==> flow/design.v <==
module Booth4(
    input   wire    [63:0]  A,
    input   wire    [2:0]   B_pp,
    output  reg     [64:0]  PP,
    output  wire    E,
    output  wire    S
);
    assign E = ((B_pp == 3'b000) || (A[63] == B_pp[2])) && (B_pp != 3'b111);
    assign S = B_pp[2];
    always @ (*) begin
        case (B_pp)
            3'b000: PP = 65'b0;
            3'b001: PP = {A[63], A};
            3'b010: PP = {A[63], A};
            3'b011: PP = {A, 1'b0};
            3'b100: PP = ~{A, 1'b0};
            3'b101: PP = ~{A[63], A};
            3'b110: PP = ~{A[63], A};
            3'b111: PP = ~65'b0;
        endcase
    end
endmodule
module booth_mul64(
    input   wire    clk,
    input   wire    nrst,
    input   wire    [63:0]  A,
    input   wire    [63:0]  B,
    output  reg     [127:0] P,
    input   wire    start,
    output  wire    ready
);
    localparam S_IDLE = 2'b00;
    localparam S_LOAD = 2'b01;
    localparam S_BUSY = 2'b10;
    localparam S_FINISH = 2'b11;
    reg [1:0] STATE;
    reg [1:0] next_state;
    reg [5:0] count;
    assign ready = (STATE == S_IDLE);
    reg [63:0] A_buf;
    reg [64:0] B_buf;
    reg [67:0] P_cur;
    reg [63:0] P_sft;
    reg [63:0] Ss;
    wire [64:0] PP;
    wire E, S;
    Booth4 enc(A_buf, B_buf[2:0], PP, E, S);
    always @ (*) begin
        next_state = STATE;
        if (STATE == S_IDLE && start == 1'b1)
            next_state = S_LOAD;
        if (STATE == S_LOAD)
            next_state = S_BUSY;
        if (STATE == S_BUSY && count == 6'd31)
            next_state = S_FINISH;
        if (STATE == S_FINISH)
            next_state = S_IDLE;
    end
    always @ (posedge clk or negedge nrst) begin
        if (~nrst) begin
            STATE <= S_IDLE;
        end
        else begin
            STATE <= next_state;
        end
    end
    always @ (posedge clk or negedge nrst) begin
        if (~nrst) begin
            count <= 6'd0;
        end
        else begin
            if (STATE == S_BUSY)
                count <= count + 1;
            else
                count <= 6'd0;
        end
    end
    always @ (posedge clk or negedge nrst) begin
        if (~nrst) begin
            A_buf <= 64'd0;
            B_buf <= 64'd0;
        end
        else begin
            if (next_state == S_LOAD) begin
                A_buf <= A;
                B_buf <= {B, 1'b0};
            end
            else if (STATE == S_BUSY) begin
                B_buf <= B_buf >> 2;
            end
        end
    end
    always @ (posedge clk or negedge nrst) begin
        if (~nrst) begin
            P_cur <= 68'd0;
            P_sft <= 64'd0;
        end
        else begin
            if (STATE == S_BUSY) begin
                if (count == 6'd0)
                    {P_cur, P_sft} <= {(P_cur + {E, ~E, ~E, PP}), P_sft} >> 2;
                else
                    {P_cur, P_sft} <= {(P_cur + {1'b1, E, PP}), P_sft} >> 2;
            end
            else begin
                P_cur <= 68'd0;
                P_sft <= 64'd0;
            end
        end
    end
    always @ (posedge clk or negedge nrst) begin
        if (~nrst) begin
            Ss <= 64'b0;
        end
        else begin
            if (STATE == S_BUSY) begin
                Ss <= {1'b0, S, Ss[63:2]};
            end
            else begin
                Ss <= 64'd0;
            end
        end
    end
    always @ (posedge clk or negedge nrst) begin
        if (~nrst) begin
            P <= 128'd0;
        end
        else begin
            if (STATE == S_FINISH) begin
                P <= {P_cur[63:0], P_sft} + Ss;
            end
            else if (next_state == S_LOAD) begin
                P <= 128'd0;
            end
        end
    end
endmodule
**Tool chain data of booth_mul64**

Each step is given for the RTL above and for the edited RTL.
Lines under "before" count in the file above, lines under "after" in the edited file.
"difference" is "after" less "before", of the values as shown; "relative change" is that difference over "before", in percent.
Cell names lack the library's common part.
Not given: -

- Top: booth_mul64
- Clock port: clk
- Library: sky130hd
- Library corner: tt_025C_1v80

**Edit of the RTL**

The edit as a unified diff against the file above.
The edit is scripted, without regard to the design's behaviour, which it may alter; it was not made to optimise anything.

```diff
@@ -24,5 +24,5 @@
     input   wire    clk,
     input   wire    nrst,
-    input   wire    [63:0]  A,
+    input   wire    [47:0]  A,
     input   wire    [63:0]  B,
     output  reg     [127:0] P,
```

**Word level**

Source: Yosys, flattened and elaborated, memories not mapped. Widths are those after wreduce. Registers that Yosys merges into a memory's read port (data or address) are not register bits. Print and check cells do not count. Equal cells are merged and count once.

Word-level totals:

| what | before | after | difference | relative change (%) |
|---|---|---|---|---|
| bits in registers | 458 | 442 | -16 | -3.49 |
| input port bits | 131 | 115 | -16 | -12.21 |
| output and inout bits | 129 | 129 | 0 | 0.00 |

Cells by class:

| what | before | after | difference | relative change (%) |
|---|---|---|---|---|
| $add $sub $neg | 4 | 4 | 0 | 0.00 |
| equal/unequal tests | 14 | 13 | -1 | -7.14 |
| mux-type cells | 15 | 15 | 0 | 0.00 |
| bitwise logic cells | 3 | 4 | +1 | +33.33 |
| reductions and logical operators | 11 | 11 | 0 | 0.00 |

Operator list:

| kind | before | after | difference | relative change (%) |
|---|---|---|---|---|
| NOT 65 bit | 2 | 0 | -2 | -100.00 |
| == test 1 bit | 1 | 0 | -1 | -100.00 |
| NOT 1 bit | 1 | 2 | +1 | +100.00 |
| NOT 48 -> 65 bit | 0 | 1 | +1 | - |
| NOT 49 -> 65 bit | 0 | 1 | +1 | - |
| == test 3 bit with constant B | 4 | 4 | 0 | 0.00 |
| 2-to-1 mux 2 bit | 4 | 4 | 0 | 0.00 |
| logical AND 1 bit | 3 | 3 | 0 | 0.00 |
| == test 2 x 1 -> 1 bit with constant B | 2 | 2 | 0 | 0.00 |
| == test 2 bit with constant B | 2 | 2 | 0 | 0.00 |
| == test 3 x 2 -> 1 bit with constant B | 2 | 2 | 0 | 0.00 |
| 2-to-1 mux 128 bit | 2 | 2 | 0 | 0.00 |
| 2-to-1 mux 64 bit | 2 | 2 | 0 | 0.00 |
| 2-to-1 mux 65 bit | 2 | 2 | 0 | 0.00 |
| 2-to-1 mux 66 bit | 2 | 2 | 0 | 0.00 |
| nonzero test 2 bit | 2 | 2 | 0 | 0.00 |
| OR reduction 2 bit | 2 | 2 | 0 | 0.00 |
| adder 128 x 63 -> 128 bit | 1 | 1 | 0 | 0.00 |
| adder 6 x 1 -> 6 bit with constant B | 1 | 1 | 0 | 0.00 |
| adder 66 x 67 -> 68 bit | 1 | 1 | 0 | 0.00 |
| adder 66 x 68 -> 68 bit | 1 | 1 | 0 | 0.00 |
| == test 3 x 1 -> 1 bit with constant B | 1 | 1 | 0 | 0.00 |
| == test 6 x 5 -> 1 bit with constant B | 1 | 1 | 0 | 0.00 |
| logical NOT 2 bit | 1 | 1 | 0 | 0.00 |
| logical NOT 3 bit | 1 | 1 | 0 | 0.00 |
| logical NOT 6 bit | 1 | 1 | 0 | 0.00 |
| logical OR 1 bit | 1 | 1 | 0 | 0.00 |
| 2-to-1 mux 6 bit | 1 | 1 | 0 | 0.00 |

Not every row of either side is listed.

**Logic depth**

Longest topological path by Yosys (ltp), each cell counted once; first at word level (registers and memories cut), then after technology mapping (sequential cells cut; the memories' decode and read muxes count).

Depth:

| what | before | after | difference | relative change (%) |
|---|---|---|---|---|
| depth after elaboration | 9 | 9 | 0 | 0.00 |
| ABC_AREA | 0 | 0 | - | - |
| depth in mapped cells | 20 | 20 | 0 | 0.00 |
| depth with buffers taken out | 17 | 16 | -1 | -5.88 |

**Synthesis result**

Source: synth_stat.txt of the flow (Yosys; design flattened, memories mapped). It holds for the ABC_AREA given above (unset counts as 0); a run with the other value may have another netlist.

Cell types:

| type | before | after | difference | relative change (%) |
|---|---|---|---|---|
| nand2_1 | 534 | 420 | -114 | -21.35 |
| o21ai_0 | 229 | 154 | -75 | -32.75 |
| a22o_1 | 15 | 77 | +62 | +413.33 |
| mux2i_1 | 66 | 89 | +23 | +34.85 |
| nor2_1 | 266 | 247 | -19 | -7.14 |
| clkbuf_1 | 159 | 140 | -19 | -11.95 |
| o22ai_1 | 70 | 51 | -19 | -27.14 |
| a221oi_1 | 67 | 50 | -17 | -25.37 |
| a21o_1 | 56 | 39 | -17 | -30.36 |
| dfrtp_1 | 428 | 412 | -16 | -3.74 |
| o21bai_1 | 20 | 30 | +10 | +50.00 |
| nand4_1 | 33 | 42 | +9 | +27.27 |
| and2_1 | 116 | 108 | -8 | -6.90 |
| nor3_1 | 36 | 44 | +8 | +22.22 |
| a31o_2 | 13 | 5 | -8 | -61.54 |
| nor4_1 | 6 | 14 | +8 | +133.33 |
| xnor2_1 | 107 | 100 | -7 | -6.54 |
| inv_1 | 32 | 39 | +7 | +21.88 |

Not every row of either side is listed.

Mapped netlist:

| what | before | after | difference | relative change (%) |
|---|---|---|---|---|
| standard cells after synthesis | 2898 | 2698 | -200 | -6.90 |
| synthesis area (um^2) | 25054.0 | 24110.6 | -943.4 | -3.77 |
| area of sequential cells (um^2) | 10736.5 | 10336.2 | -400.3 | -3.73 |
| flip-flop cells | 429 | 413 | -16 | -3.73 |

The figures by module come from a second, unflattened synthesis with its own total; it is not the netlist above.

Unflattened totals:

| what | before | after | difference | relative change (%) |
|---|---|---|---|---|
| cells (unflattened synthesis) | 2871 | 2821 | -50 | -1.74 |
| area (unflattened synthesis) (um^2) | 25456.9 | 25126.6 | -330.3 | -1.30 |

Rows give one instance, submodules left out.

By module, before:

| module | times used | cells | area (um^2) | sequential area (um^2) |
|---|---|---|---|---|
| booth_mul64 | 1 | 2552 | 23188.5 | 10736.5 |
| Booth4 | 1 | 319 | 2268.4 | 0.0 |

By module, after:

| module | times used | cells | area (um^2) | sequential area (um^2) |
|---|---|---|---|---|
| booth_mul64 | 1 | 2502 | 22858.2 | 10336.2 |
| Booth4 | 1 | 319 | 2268.4 | 0.0 |

**Timing after synthesis**

Path of least setup slack by OpenSTA after synthesis, without wires, with an ideal clock, recovery checks aside; 20% of the period is set as input and as output delay. Where synthesis merged equal registers, the netlist keeps one of their names.

Timing path after synthesis:

| what | before | after | difference | relative change (%) |
|---|---|---|---|---|
| path type | flip-flop to flip-flop | flip-flop to flip-flop | - | - |
| from | register B_buf[1] | register B_buf[1] | - | - |
| to | register P_cur[63] | register P_cur[62] | - | - |
| clock period (ps) | 6000 | 6000 | 0 | 0.00 |
| library setup time (ps) | 128 | 79 | -49 | - |
| time at the first pin (ps) | 0 | 0 | 0 | - |
| arrival (ps) | 4128 | 4066 | -62 | -1.50 |
| required time (ps) | 5872 | 5921 | +49 | +0.83 |
| slack (ps) | 1745 | 1854 | +109 | - |
| delay of the path (ps) | 4256 | 4145 | -111 | -2.61 |
| stages | 19 | 21 | +2 | +10.53 |
| buffers on the path | 2 | 4 | +2 | +100.00 |
| period reached after synthesis (ps) | 4255 | 4146 | -109 | -2.56 |

"delay of the path" = arrival - input delay + setup time.
"stages" counts driving pins, that of a launching flip-flop among them; a cell with two outputs on the path counts twice.
"period reached after synthesis" = period - worst setup slack (recovery checks aside). The figure is calculated, with input and output delays left at 20% of the set period.
Between the ends stands the longest chain of elaborated cells between them, by number of cells; it is not shown to be the way that was timed. Of several equally long chains one is given.
Each line given opens the expression or statement behind the cell; cells for indexed reads and writes are added by Yosys, which also makes memories of some case tables.
A register here has more assigning lines than the two given.

On the way, after synthesis, before:
- Path through: dfrtp_1 clkbuf_1 clkbuf_1 o22ai_1 nor2_1 nor2_1 a221oi_1 ha_1 a21oi_1 a2111oi_4 o21ai_2 o21ai_2 a21oi_2 o41a_1 o21a_1 o211ai_2 a31oi_1 o221ai_2 mux2_1
- Cells in the longest elaborated chain: 7

RTL lines, path after synthesis, before:

| what | line | source |
|---|---|---|
| from (decl) | 41 | `reg [64:0] B_buf;` |
| from (assign) | 86 | `B_buf <= {B, 1'b0};` |
| from (assign) | 89 | `B_buf <= B_buf >> 2;` |
| logical NOT 3 bit | 8 | `assign E = ((B_pp == 3'b000) \|\| (A[63] == B_pp[2])) && (B_pp != 3'b111);` |
| logical OR 1 bit | 8 |  |
| logical AND 1 bit | 8 |  |
| NOT 1 bit | 101 | `{P_cur, P_sft} <= {(P_cur + {E, ~E, ~E, PP}), P_sft} >> 2;` |
| adder 66 x 68 -> 68 bit | 101 |  |
| 2-to-1 mux 66 bit | 100 | `if (count == 6'd0)` |
| 2-to-1 mux 66 bit | 99 | `if (STATE == S_BUSY) begin` |
| to (assign) | 95 | `P_cur <= 68'd0;` |
| to (assign) | 106 | `P_cur <= 68'd0;` |

On the way, after synthesis, after:
- Path through: dfrtp_1 clkbuf_1 nand2_1 clkbuf_1 clkbuf_1 o22ai_1 nor2_1 nor2_1 a221oi_1 ha_1 clkbuf_1 a21oi_1 o21bai_1 a2111oi_0 o41a_1 nand2b_1 o21ai_0 o31ai_1 nor4_1 nor4_1 mux2i_1
- Cells in the longest elaborated chain: 6

RTL lines, path after synthesis, after:

| what | line | source |
|---|---|---|
| from (decl) | 41 | `reg [64:0] B_buf;` |
| from (assign) | 86 | `B_buf <= {B, 1'b0};` |
| from (assign) | 89 | `B_buf <= B_buf >> 2;` |
| == test 3 bit | 11 | `case (B_pp)` |
| OR reduction 2 bit | - |  |
| parallel mux 65 bit (select 6 bit) | 11 |  |
| adder 66 x 67 -> 68 bit | 103 | `{P_cur, P_sft} <= {(P_cur + {1'b1, E, PP}), P_sft} >> 2;` |
| 2-to-1 mux 66 bit | 100 | `if (count == 6'd0)` |
| 2-to-1 mux 66 bit | 99 | `if (STATE == S_BUSY) begin` |
| to (assign) | 95 | `P_cur <= 68'd0;` |
| to (assign) | 106 | `P_cur <= 68'd0;` |

**Path in the finished layout**

From the final timing report of each run of pair 1: the path of least setup slack in the routed layout; clock arrival at registers is part of the times.
The report prints the path's times to 10 ps; the period is as set.

Timing path after layout:

| what | before | after | difference | relative change (%) |
|---|---|---|---|---|
| path type | flip-flop to flip-flop | flip-flop to flip-flop | - | - |
| from | register B_buf[1] | register B_buf[0] | - | - |
| to | register P_cur[63] | register P_cur[62] | - | - |
| clock period (ps) | 6000 | 6000 | 0 | 0.00 |
| library setup time (ps) | 110 | 70 | -40 | - |
| time at the first pin (ps) | 600 | 590 | -10 | -1.67 |
| arrival (ps) | 5520 | 5980 | +460 | +8.33 |
| required time (ps) | 6490 | 6530 | +40 | +0.62 |
| slack (ps) | 970 | 550 | -420 | - |
| stages | 15 | 16 | +1 | +6.67 |
| buffers on the path | 1 | 1 | 0 | 0.00 |

Between the ends stands the longest chain of elaborated cells between them, by number of cells; it is not shown to be the way that was timed. Of several equally long chains one is given.
A register here has more assigning lines than the two given.

On the way, after layout, before:
- Path through: dfrtp_4 xor2_1 and2_2 buf_4 a221oi_1 ha_1 nand4_1 nor4b_1 a21oi_2 o41a_1 o21a_1 o211ai_2 a31oi_1 o221ai_2 mux2_1
- Cells in the longest elaborated chain: 7

RTL lines, path after layout, before:

| what | line | source |
|---|---|---|
| from (decl) | 41 | `reg [64:0] B_buf;` |
| from (assign) | 86 | `B_buf <= {B, 1'b0};` |
| from (assign) | 89 | `B_buf <= B_buf >> 2;` |
| logical NOT 3 bit | 8 | `assign E = ((B_pp == 3'b000) \|\| (A[63] == B_pp[2])) && (B_pp != 3'b111);` |
| logical OR 1 bit | 8 |  |
| logical AND 1 bit | 8 |  |
| NOT 1 bit | 101 | `{P_cur, P_sft} <= {(P_cur + {E, ~E, ~E, PP}), P_sft} >> 2;` |
| adder 66 x 68 -> 68 bit | 101 |  |
| 2-to-1 mux 66 bit | 100 | `if (count == 6'd0)` |
| 2-to-1 mux 66 bit | 99 | `if (STATE == S_BUSY) begin` |
| to (assign) | 95 | `P_cur <= 68'd0;` |
| to (assign) | 106 | `P_cur <= 68'd0;` |

On the way, after layout, after:
- Path through: dfrtp_1 xor2_1 and2_1 buf_4 a221oi_1 ha_1 a21oi_1 o21bai_1 a2111oi_0 o41a_1 nand2b_1 o21ai_0 o31ai_1 nor4_1 nor4_1 mux2i_1
- Cells in the longest elaborated chain: 6

RTL lines, path after layout, after:

| what | line | source |
|---|---|---|
| from (decl) | 41 | `reg [64:0] B_buf;` |
| from (assign) | 86 | `B_buf <= {B, 1'b0};` |
| from (assign) | 89 | `B_buf <= B_buf >> 2;` |
| == test 3 bit | 11 | `case (B_pp)` |
| OR reduction 2 bit | - |  |
| parallel mux 65 bit (select 6 bit) | 11 |  |
| adder 66 x 67 -> 68 bit | 103 | `{P_cur, P_sft} <= {(P_cur + {1'b1, E, PP}), P_sft} >> 2;` |
| 2-to-1 mux 66 bit | 100 | `if (count == 6'd0)` |
| 2-to-1 mux 66 bit | 99 | `if (STATE == S_BUSY) begin` |
| to (assign) | 95 | `P_cur <= 68'd0;` |
| to (assign) | 106 | `P_cur <= 68'd0;` |

**Flow runs**

Runs of the flow (Yosys, OpenROAD) on both versions; the two runs of a pair have the same settings. The constraints put input and output delay at 20% of the set period each and load the outputs with 0.01 pF.

Flow settings, pair 1:
- CORE_UTILIZATION: 40
- period_ns: 6.0
- CAP_MARGIN: 20
- CORE_MARGIN: 2
- SLEW_MARGIN: 20

Measured results, pair 1:

| what | before | after | difference | relative change (%) |
|---|---|---|---|---|
| synthesis area (um^2) | 25054.0 | 24110.6 | -943.4 | -3.77 |
| die size (um^2) | 64653.2 | 62255.2 | -2398.0 | -3.71 |
| standard-cell area after routing (um^2) | 30186.5 | 28861.4 | -1325.1 | -4.39 |
| post-layout utilization | 0.488 | 0.486 | -0.002 | - |
| lowest setup slack (ps) | 970 | 548 | -422 | - |
| setup TNS (ps) | 0 | 0 | 0 | - |
| smallest hold slack (ps) | 477 | 487 | +10 | - |
| total power after layout (W) | 0.014954 | 0.006032 | -0.008922 | -59.66 |
| achieved clock period (ps) | 5030 | 5452 | +422 | +8.39 |

Flow settings, pair 2:
- CELL_PAD_IN_SITES_GLOBAL_PLACEMENT: 1
- CORE_UTILIZATION: 52
- CTS_CLUSTER_DIAMETER: 241
- GPL_ROUTABILITY_DRIVEN: 1
- GPL_TIMING_DRIVEN: 0
- MAX_ROUTING_LAYER: met5
- MIN_ROUTING_LAYER: met2
- PLACE_DENSITY_LB_ADDON: 0.28
- SLEW_MARGIN: 20
- period_ns: 7.49
- CAP_MARGIN: 20
- CORE_MARGIN: 2

Measured results, pair 2:

| what | before | after | difference | relative change (%) |
|---|---|---|---|---|
| synthesis area (um^2) | 25054.0 | 24110.6 | -943.4 | -3.77 |
| die size (um^2) | 49952.2 | 48105.6 | -1846.6 | -3.70 |
| standard-cell area after routing (um^2) | 30125.1 | 29069.1 | -1056.0 | -3.51 |
| post-layout utilization | 0.632 | 0.638 | +0.006 | - |
| lowest setup slack (ps) | 518 | 690 | +172 | - |
| setup TNS (ps) | 0 | 0 | 0 | - |
| smallest hold slack (ps) | 477 | 481 | +4 | - |
| total power after layout (W) | 0.011938 | 0.004844 | -0.007094 | -59.42 |
| achieved clock period (ps) | 6972 | 6800 | -172 | -2.47 |

"achieved clock period" = clock period - worst setup slack. The figure is calculated, with input and output delays left at 20% of the set period.
"total power after layout": no workload was simulated; the value follows from the tool's default switching activity.
